==> flow/design.v <==
module top#(parameter m = 7)(
    input clk,
    input signed [m-1:0]noise_in,
    output reg signed [2*m-1:0]filter_out
);
    localparam signed [m-1:0] tap0 = 5;
    localparam signed [m-1:0] tap1 = 8;
    localparam signed [m-1:0] tap2 = 11;
    localparam signed [m-1:0] tap3 = 15;
    localparam signed [m-1:0] tap4 = 17;
    localparam signed [m-1:0] tap5 = 18;
    localparam signed [m-1:0] tap6 = 17;
    localparam signed [m-1:0] tap7 = 15;
    localparam signed [m-1:0] tap8 = 11;
    localparam signed [m-1:0] tap9 = 8;
    localparam signed [m-1:0] tap10 = 5;
    reg signed [m-1:0] register_0;
    reg signed [m-1:0] register_1;
    reg signed [m-1:0] register_2;
    reg signed [m-1:0] register_3;
    reg signed [m-1:0] register_4;
    reg signed [m-1:0] register_5;
    reg signed [m-1:0] register_6;
    reg signed [m-1:0] register_7;
    reg signed [m-1:0] register_8;
    reg signed [m-1:0] register_9;
    always@(posedge clk) begin
        register_0 <= noise_in;
        register_1 <= register_0;
        register_2 <= register_1;
        register_3 <= register_2;
        register_4 <= register_3;
        register_5 <= register_4;
        register_6 <= register_5;
        register_7 <= register_6;
        register_8 <= register_7;
        register_9 <= register_8;  
        filter_out <=  noise_in * tap0 +
                            register_0 * tap1 +
                            register_1 * tap2 +
                            register_2 * tap3 +
                            register_3 * tap4 +
                            register_4 * tap5 +
                            register_5 * tap6 +
                            register_6 * tap7 +
                            register_7 * tap8 +
                            register_8 * tap9 +
                            register_9 * tap10;
    end
endmodule
# Reports on top
# Each step is given for the RTL above and for the edited RTL.
# "orig" refers to lines of the RTL above, "edited" to lines of the edited file.
# "delta": "edited" minus "orig" as printed here.
# Operators carry their Yosys type and port widths (W data, S select, Z words).
# A cell with -- has no value.
# setup
design	top
clock_port	clk
library	sky130hd
pvt_corner	tt_025C_1v80

# Edit of the RTL
# Unified diff, file above to edited file.
# A script made this edit. It was not meant as an optimisation and need not keep what the design does.
# begin of diff
@@ -1,3 +1,3 @@
-module top#(parameter m = 7)(
+module top#(parameter m = 6)(
     input clk,
     input signed [m-1:0]noise_in,
# end of diff

# After elaboration
# Source: Yosys, flattened and elaborated, memories not mapped. Widths are those after wreduce; folded enables and synchronous resets count as part of the registers. Registers that Yosys merges into a memory's read port (data or address) are not register bits. Print and check cells do not count. Equal cells are merged and count once.
# word_totals
item	orig	edited	delta
ff_bits	84	72	-12
inputBits	8	7	-1
out_inout_bits	14	12	-2
wordCells	30	30	0
# classes
item	orig	edited	delta
addsub	10	10	0
multipliers	9	9	0
# op_table
op	orig	edited	delta
$mul A7 B5 Y12 const B	5	0	-5
$mul A6 B5 Y11 const B	0	5	5
$add A14 B13 Y14	3	0	-3
$add A12 B11 Y12	0	3	3
$add A12 B12 Y12	0	3	3
$add A14 B12 Y14	2	0	-2
$mul A7 B4 Y11 const B	2	0	-2
$mul A7 B6 Y13 const B	2	0	-2
$mul A6 B4 Y10 const B	0	2	2
$mul A6 B6 Y12 const B	0	2	2
$add A11 B10 Y12	1	0	-1
$add A12 B12 Y13	1	0	-1
$add A13 B12 Y14	1	0	-1
$add A14 B10 Y14	1	0	-1
$add A14 B11 Y14	1	0	-1
$add A10 B9 Y11	0	1	1
$add A11 B11 Y12	0	1	1
$add A12 B10 Y12	0	1	1
$add A12 B9 Y12	0	1	1

# Longest topological paths
# Longest topological path by Yosys (ltp), each cell counted once; first at word level (registers and memories cut), then after technology mapping (sequential cells cut; the memories' decode and read muxes count).
# depth
item	orig	edited	delta
depth_word	11	11	0
abc_area	0	0	--
depth_mapped	24	25	1
ltp_nobuf	24	25	1

# Mapped cells and area
# The flow's flattened synthesis, as Yosys stat reports it; memories are mapped. The netlist is that of the ABC_AREA named above (0 if unset); the other value can give another one.
# synth_totals
item	orig	edited	delta
mapped_cells	837	717	-120
area_mm2	0.0092526	0.0078876	-0.0013650
sequential_area_mm2	0.0016816	0.0014414	-0.0002402
flip_flops	84	72	-12
buf_cells	2	1	-1
# types
cell	orig	edited	delta
sky130_fd_sc_hd__inv_1	311	276	-35
sky130_fd_sc_hd__fa_1	186	152	-34
sky130_fd_sc_hd__ha_1	163	146	-17
sky130_fd_sc_hd__dfxtp_1	84	72	-12
sky130_fd_sc_hd__o21ai_0	9	3	-6
sky130_fd_sc_hd__nor2_1	8	2	-6
sky130_fd_sc_hd__a21oi_1	11	7	-4
sky130_fd_sc_hd__and2_1	4	1	-3
sky130_fd_sc_hd__xnor2_1	25	27	2
sky130_fd_sc_hd__xor2_1	7	9	2
sky130_fd_sc_hd__nand3b_1	2	0	-2
sky130_fd_sc_hd__or2_2	4	3	-1
sky130_fd_sc_hd__a211oi_1	2	1	-1
sky130_fd_sc_hd__clkbuf_1	2	1	-1
sky130_fd_sc_hd__o21a_1	2	1	-1
sky130_fd_sc_hd__a2111o_1	1	0	-1
sky130_fd_sc_hd__a2111oi_0	1	0	-1
sky130_fd_sc_hd__a31oi_1	1	0	-1
# Cell types equal on both sides are left out: 5.
# The list need not be complete.

# Worst setup path after synthesis
# Path of least setup slack by OpenSTA after synthesis, without wires, with an ideal clock, recovery checks aside; 20% of the period is set as input and as output delay. Where synthesis merged equal registers, the netlist keeps one of their names.
# synth_timing
item	orig	edited	delta
path_kind	input-to-reg	input-to-reg	--
from	input noise_in[6]	input noise_in[3]	--
to	register filter_out[11]	register filter_out[11]	--
clock_period_ns	10.0	10.0	0.0
in_delay_ns	2.000	2.000	0.000
setup_ns	0.072	0.120	0.048
launch_ns	2.000	2.000	0.000
t_arrival_ns	7.816	7.812	-0.004
required_ns	9.928	9.880	-0.048
setup_slack_ns	2.112	2.068	-0.044
path_delay_ns	5.888	5.932	0.044
stages	22	23	1
n_path_buf	0	0	0
synth_period_reached_ns	7.888	7.932	0.044
# "path_delay_ns" = arrival - input delay + setup time.
# "stages": output pins that drive a net of the path, with the launching flip-flop's if there is one; two outputs of one cell count as two.
# "synth_period_reached_ns" is the clock period less the worst setup slack; recovery checks do not enter. This is arithmetic on one report: input and output delays are still those of the set period (20% each).
# Between the ends stands the longest chain of elaborated cells between them, by number of cells; it is not shown to be the way that was timed. Of several equally long chains one is given.
# Each line given opens the expression or statement behind the cell; cells for indexed reads and writes are added by Yosys, which also makes memories of some case tables.
# synth_between_orig
cell_sequence	sky130_fd_sc_hd__inv_1 sky130_fd_sc_hd__fa_1 sky130_fd_sc_hd__inv_1 sky130_fd_sc_hd__ha_1 sky130_fd_sc_hd__fa_1 sky130_fd_sc_hd__fa_1 sky130_fd_sc_hd__inv_1 sky130_fd_sc_hd__fa_1 sky130_fd_sc_hd__inv_1 sky130_fd_sc_hd__fa_1 sky130_fd_sc_hd__fa_1 sky130_fd_sc_hd__fa_1 sky130_fd_sc_hd__inv_1 sky130_fd_sc_hd__fa_1 sky130_fd_sc_hd__inv_1 sky130_fd_sc_hd__ha_1 sky130_fd_sc_hd__and2_1 sky130_fd_sc_hd__o21ai_0 sky130_fd_sc_hd__nand3b_1 sky130_fd_sc_hd__a21o_1 sky130_fd_sc_hd__a21oi_1 sky130_fd_sc_hd__xnor2_1
elab_chain_cells	11
cells_between	11
cone_lines	1
cone_classes	10 x add/sub; 1 x mul
# synth_rtl_orig
item	line	source
start, declared	3	input signed [m-1:0]noise_in,
$mul A7 B4 Y11	38	filter_out <=  noise_in * tap0 +
$add A11 B10 Y12	38
$add A12 B12 Y13	38
$add A13 B12 Y14	38
$add A14 B13 Y14 x3	38
$add A14 B12 Y14 x2	38
$add A14 B10 Y14	38
$add A14 B11 Y14	38
end, assigned	38
end, declared	4	output reg signed [2*m-1:0]filter_out
# synth_between_edited
cell_sequence	sky130_fd_sc_hd__inv_1 sky130_fd_sc_hd__fa_1 sky130_fd_sc_hd__inv_1 sky130_fd_sc_hd__ha_1 sky130_fd_sc_hd__fa_1 sky130_fd_sc_hd__ha_1 sky130_fd_sc_hd__inv_1 sky130_fd_sc_hd__fa_1 sky130_fd_sc_hd__fa_1 sky130_fd_sc_hd__inv_1 sky130_fd_sc_hd__fa_1 sky130_fd_sc_hd__inv_1 sky130_fd_sc_hd__fa_1 sky130_fd_sc_hd__fa_1 sky130_fd_sc_hd__inv_1 sky130_fd_sc_hd__ha_1 sky130_fd_sc_hd__fa_1 sky130_fd_sc_hd__a21o_1 sky130_fd_sc_hd__a21oi_1 sky130_fd_sc_hd__nor2_1 sky130_fd_sc_hd__a211oi_1 sky130_fd_sc_hd__o2bb2ai_1 sky130_fd_sc_hd__xnor2_1
elab_chain_cells	11
cells_between	11
cone_lines	1
cone_classes	10 x add/sub; 1 x mul
# synth_rtl_edited
item	line	source
start, declared	3	input signed [m-1:0]noise_in,
$mul A6 B4 Y10	38	filter_out <=  noise_in * tap0 +
$add A10 B9 Y11	38
$add A11 B11 Y12	38
$add A12 B11 Y12	38
$add A12 B12 Y12 x3	38
$add A12 B11 Y12 x2	38
$add A12 B9 Y12	38
$add A12 B10 Y12	38
end, assigned	38
end, declared	4	output reg signed [2*m-1:0]filter_out

# Timing after layout
# Path of least setup slack in the final report of each run of set A (OpenROAD, finished layout, wires in). Where an end is a register, its clock arrival counts in the times.
# layout_timing
item	orig	edited	delta
path_kind	input-to-reg	input-to-reg	--
from	input noise_in[5]	input noise_in[3]	--
to	register filter_out[13]	register filter_out[11]	--
clock_period_ns	8.6	8.6	0.0
in_delay_ns	1.72	1.72	0.00
setup_ns	0.12	0.12	0.00
launch_ns	1.72	1.72	0.00
t_arrival_ns	8.31	8.38	0.07
required_ns	8.83	8.82	-0.01
setup_slack_ns	0.51	0.44	-0.07
stages	23	24	1
n_path_buf	1	1	0
# Between the ends stands the longest chain of elaborated cells between them, by number of cells; it is not shown to be the way that was timed. Of several equally long chains one is given.
# layout_between_orig
cell_sequence	sky130_fd_sc_hd__clkdlybuf4s50_1 sky130_fd_sc_hd__inv_1 sky130_fd_sc_hd__fa_1 sky130_fd_sc_hd__inv_1 sky130_fd_sc_hd__ha_1 sky130_fd_sc_hd__fa_1 sky130_fd_sc_hd__fa_1 sky130_fd_sc_hd__inv_1 sky130_fd_sc_hd__fa_1 sky130_fd_sc_hd__inv_1 sky130_fd_sc_hd__fa_1 sky130_fd_sc_hd__fa_1 sky130_fd_sc_hd__fa_1 sky130_fd_sc_hd__inv_1 sky130_fd_sc_hd__fa_1 sky130_fd_sc_hd__inv_1 sky130_fd_sc_hd__ha_1 sky130_fd_sc_hd__nor2b_1 sky130_fd_sc_hd__o2111ai_1 sky130_fd_sc_hd__nand3_1 sky130_fd_sc_hd__a21oi_1 sky130_fd_sc_hd__xnor2_1 sky130_fd_sc_hd__xnor2_1
elab_chain_cells	11
cells_between	11
cone_lines	1
cone_classes	10 x add/sub; 1 x mul
# layout_rtl_orig
item	line	source
start, declared	3	input signed [m-1:0]noise_in,
$mul A7 B4 Y11	38	filter_out <=  noise_in * tap0 +
$add A11 B10 Y12	38
$add A12 B12 Y13	38
$add A13 B12 Y14	38
$add A14 B13 Y14 x3	38
$add A14 B12 Y14 x2	38
$add A14 B10 Y14	38
$add A14 B11 Y14	38
end, assigned	38
end, declared	4	output reg signed [2*m-1:0]filter_out
# layout_between_edited
cell_sequence	sky130_fd_sc_hd__clkdlybuf4s50_1 sky130_fd_sc_hd__inv_1 sky130_fd_sc_hd__fa_1 sky130_fd_sc_hd__inv_1 sky130_fd_sc_hd__ha_1 sky130_fd_sc_hd__fa_1 sky130_fd_sc_hd__ha_1 sky130_fd_sc_hd__inv_1 sky130_fd_sc_hd__fa_1 sky130_fd_sc_hd__fa_1 sky130_fd_sc_hd__inv_1 sky130_fd_sc_hd__fa_1 sky130_fd_sc_hd__inv_1 sky130_fd_sc_hd__fa_1 sky130_fd_sc_hd__fa_1 sky130_fd_sc_hd__inv_1 sky130_fd_sc_hd__ha_1 sky130_fd_sc_hd__fa_1 sky130_fd_sc_hd__a21o_1 sky130_fd_sc_hd__a21oi_1 sky130_fd_sc_hd__nor2_1 sky130_fd_sc_hd__a211oi_1 sky130_fd_sc_hd__o2bb2ai_1 sky130_fd_sc_hd__xnor2_1
elab_chain_cells	11
cells_between	11
cone_lines	1
cone_classes	10 x add/sub; 1 x mul
# layout_rtl_edited
item	line	source
start, declared	3	input signed [m-1:0]noise_in,
$mul A6 B4 Y10	38	filter_out <=  noise_in * tap0 +
$add A10 B9 Y11	38
$add A11 B11 Y12	38
$add A12 B11 Y12	38
$add A12 B12 Y12 x3	38
$add A12 B11 Y12 x2	38
$add A12 B9 Y12	38
$add A12 B10 Y12	38
end, assigned	38
end, declared	4	output reg signed [2*m-1:0]filter_out

# Flow runs
# Runs of the flow (Yosys, OpenROAD) on both versions; the two runs of a pair have the same settings. The constraints put input and output delay at 20% of the set period each and load the outputs with 0.01 pF.
# settings_set_A
CORE_UTILIZATION	40
period_ns	8.6
CAP_MARGIN	20
CORE_MARGIN	2
SLEW_MARGIN	20
# measured_set_A
item	orig	edited	delta
synthArea_mm2	0.0092526	0.0078876	-0.0013650
dieArea_mm2	0.0243641	0.0208586	-0.0035055
stdcell_area_mm2	0.0101122	0.0087234	-0.0013888
post_route_util_pct	44.7	45.0	0.3
fin_ws_ns	0.512	0.440	-0.072
final_setup_tns_ns	0.000	0.000	0.000
fin_hold_ws_ns	0.351	0.349	-0.002
timing.achieved_period_ns	8.088	8.160	0.072
# settings_set_B
CORE_ASPECT_RATIO	0.6
CORE_MARGIN	6
CORE_UTILIZATION	34
CTS_CLUSTER_DIAMETER	384
CTS_CLUSTER_SIZE	31
MAX_ROUTING_LAYER	met4
PLACE_DENSITY	0.52
SLEW_MARGIN	10
period_ns	5.21
CAP_MARGIN	20
# measured_set_B
item	orig	edited	delta
synthArea_mm2	0.0092526	0.0078876	-0.0013650
dieArea_mm2	0.0314463	0.0271177	-0.0043286
stdcell_area_mm2	0.0113521	0.0097519	-0.0016002
post_route_util_pct	42.7	43.6	0.9
fin_ws_ns	-1.403	-1.234	0.169
final_setup_tns_ns	-11.019	-7.872	3.147
fin_hold_ws_ns	0.345	0.354	0.009
timing.achieved_period_ns	6.613	6.444	-0.169
# "timing.achieved_period_ns" is the run's clock period less its worst setup slack. It is reckoned from that one timing run; input and output delays stay at 20% of the period that was set.
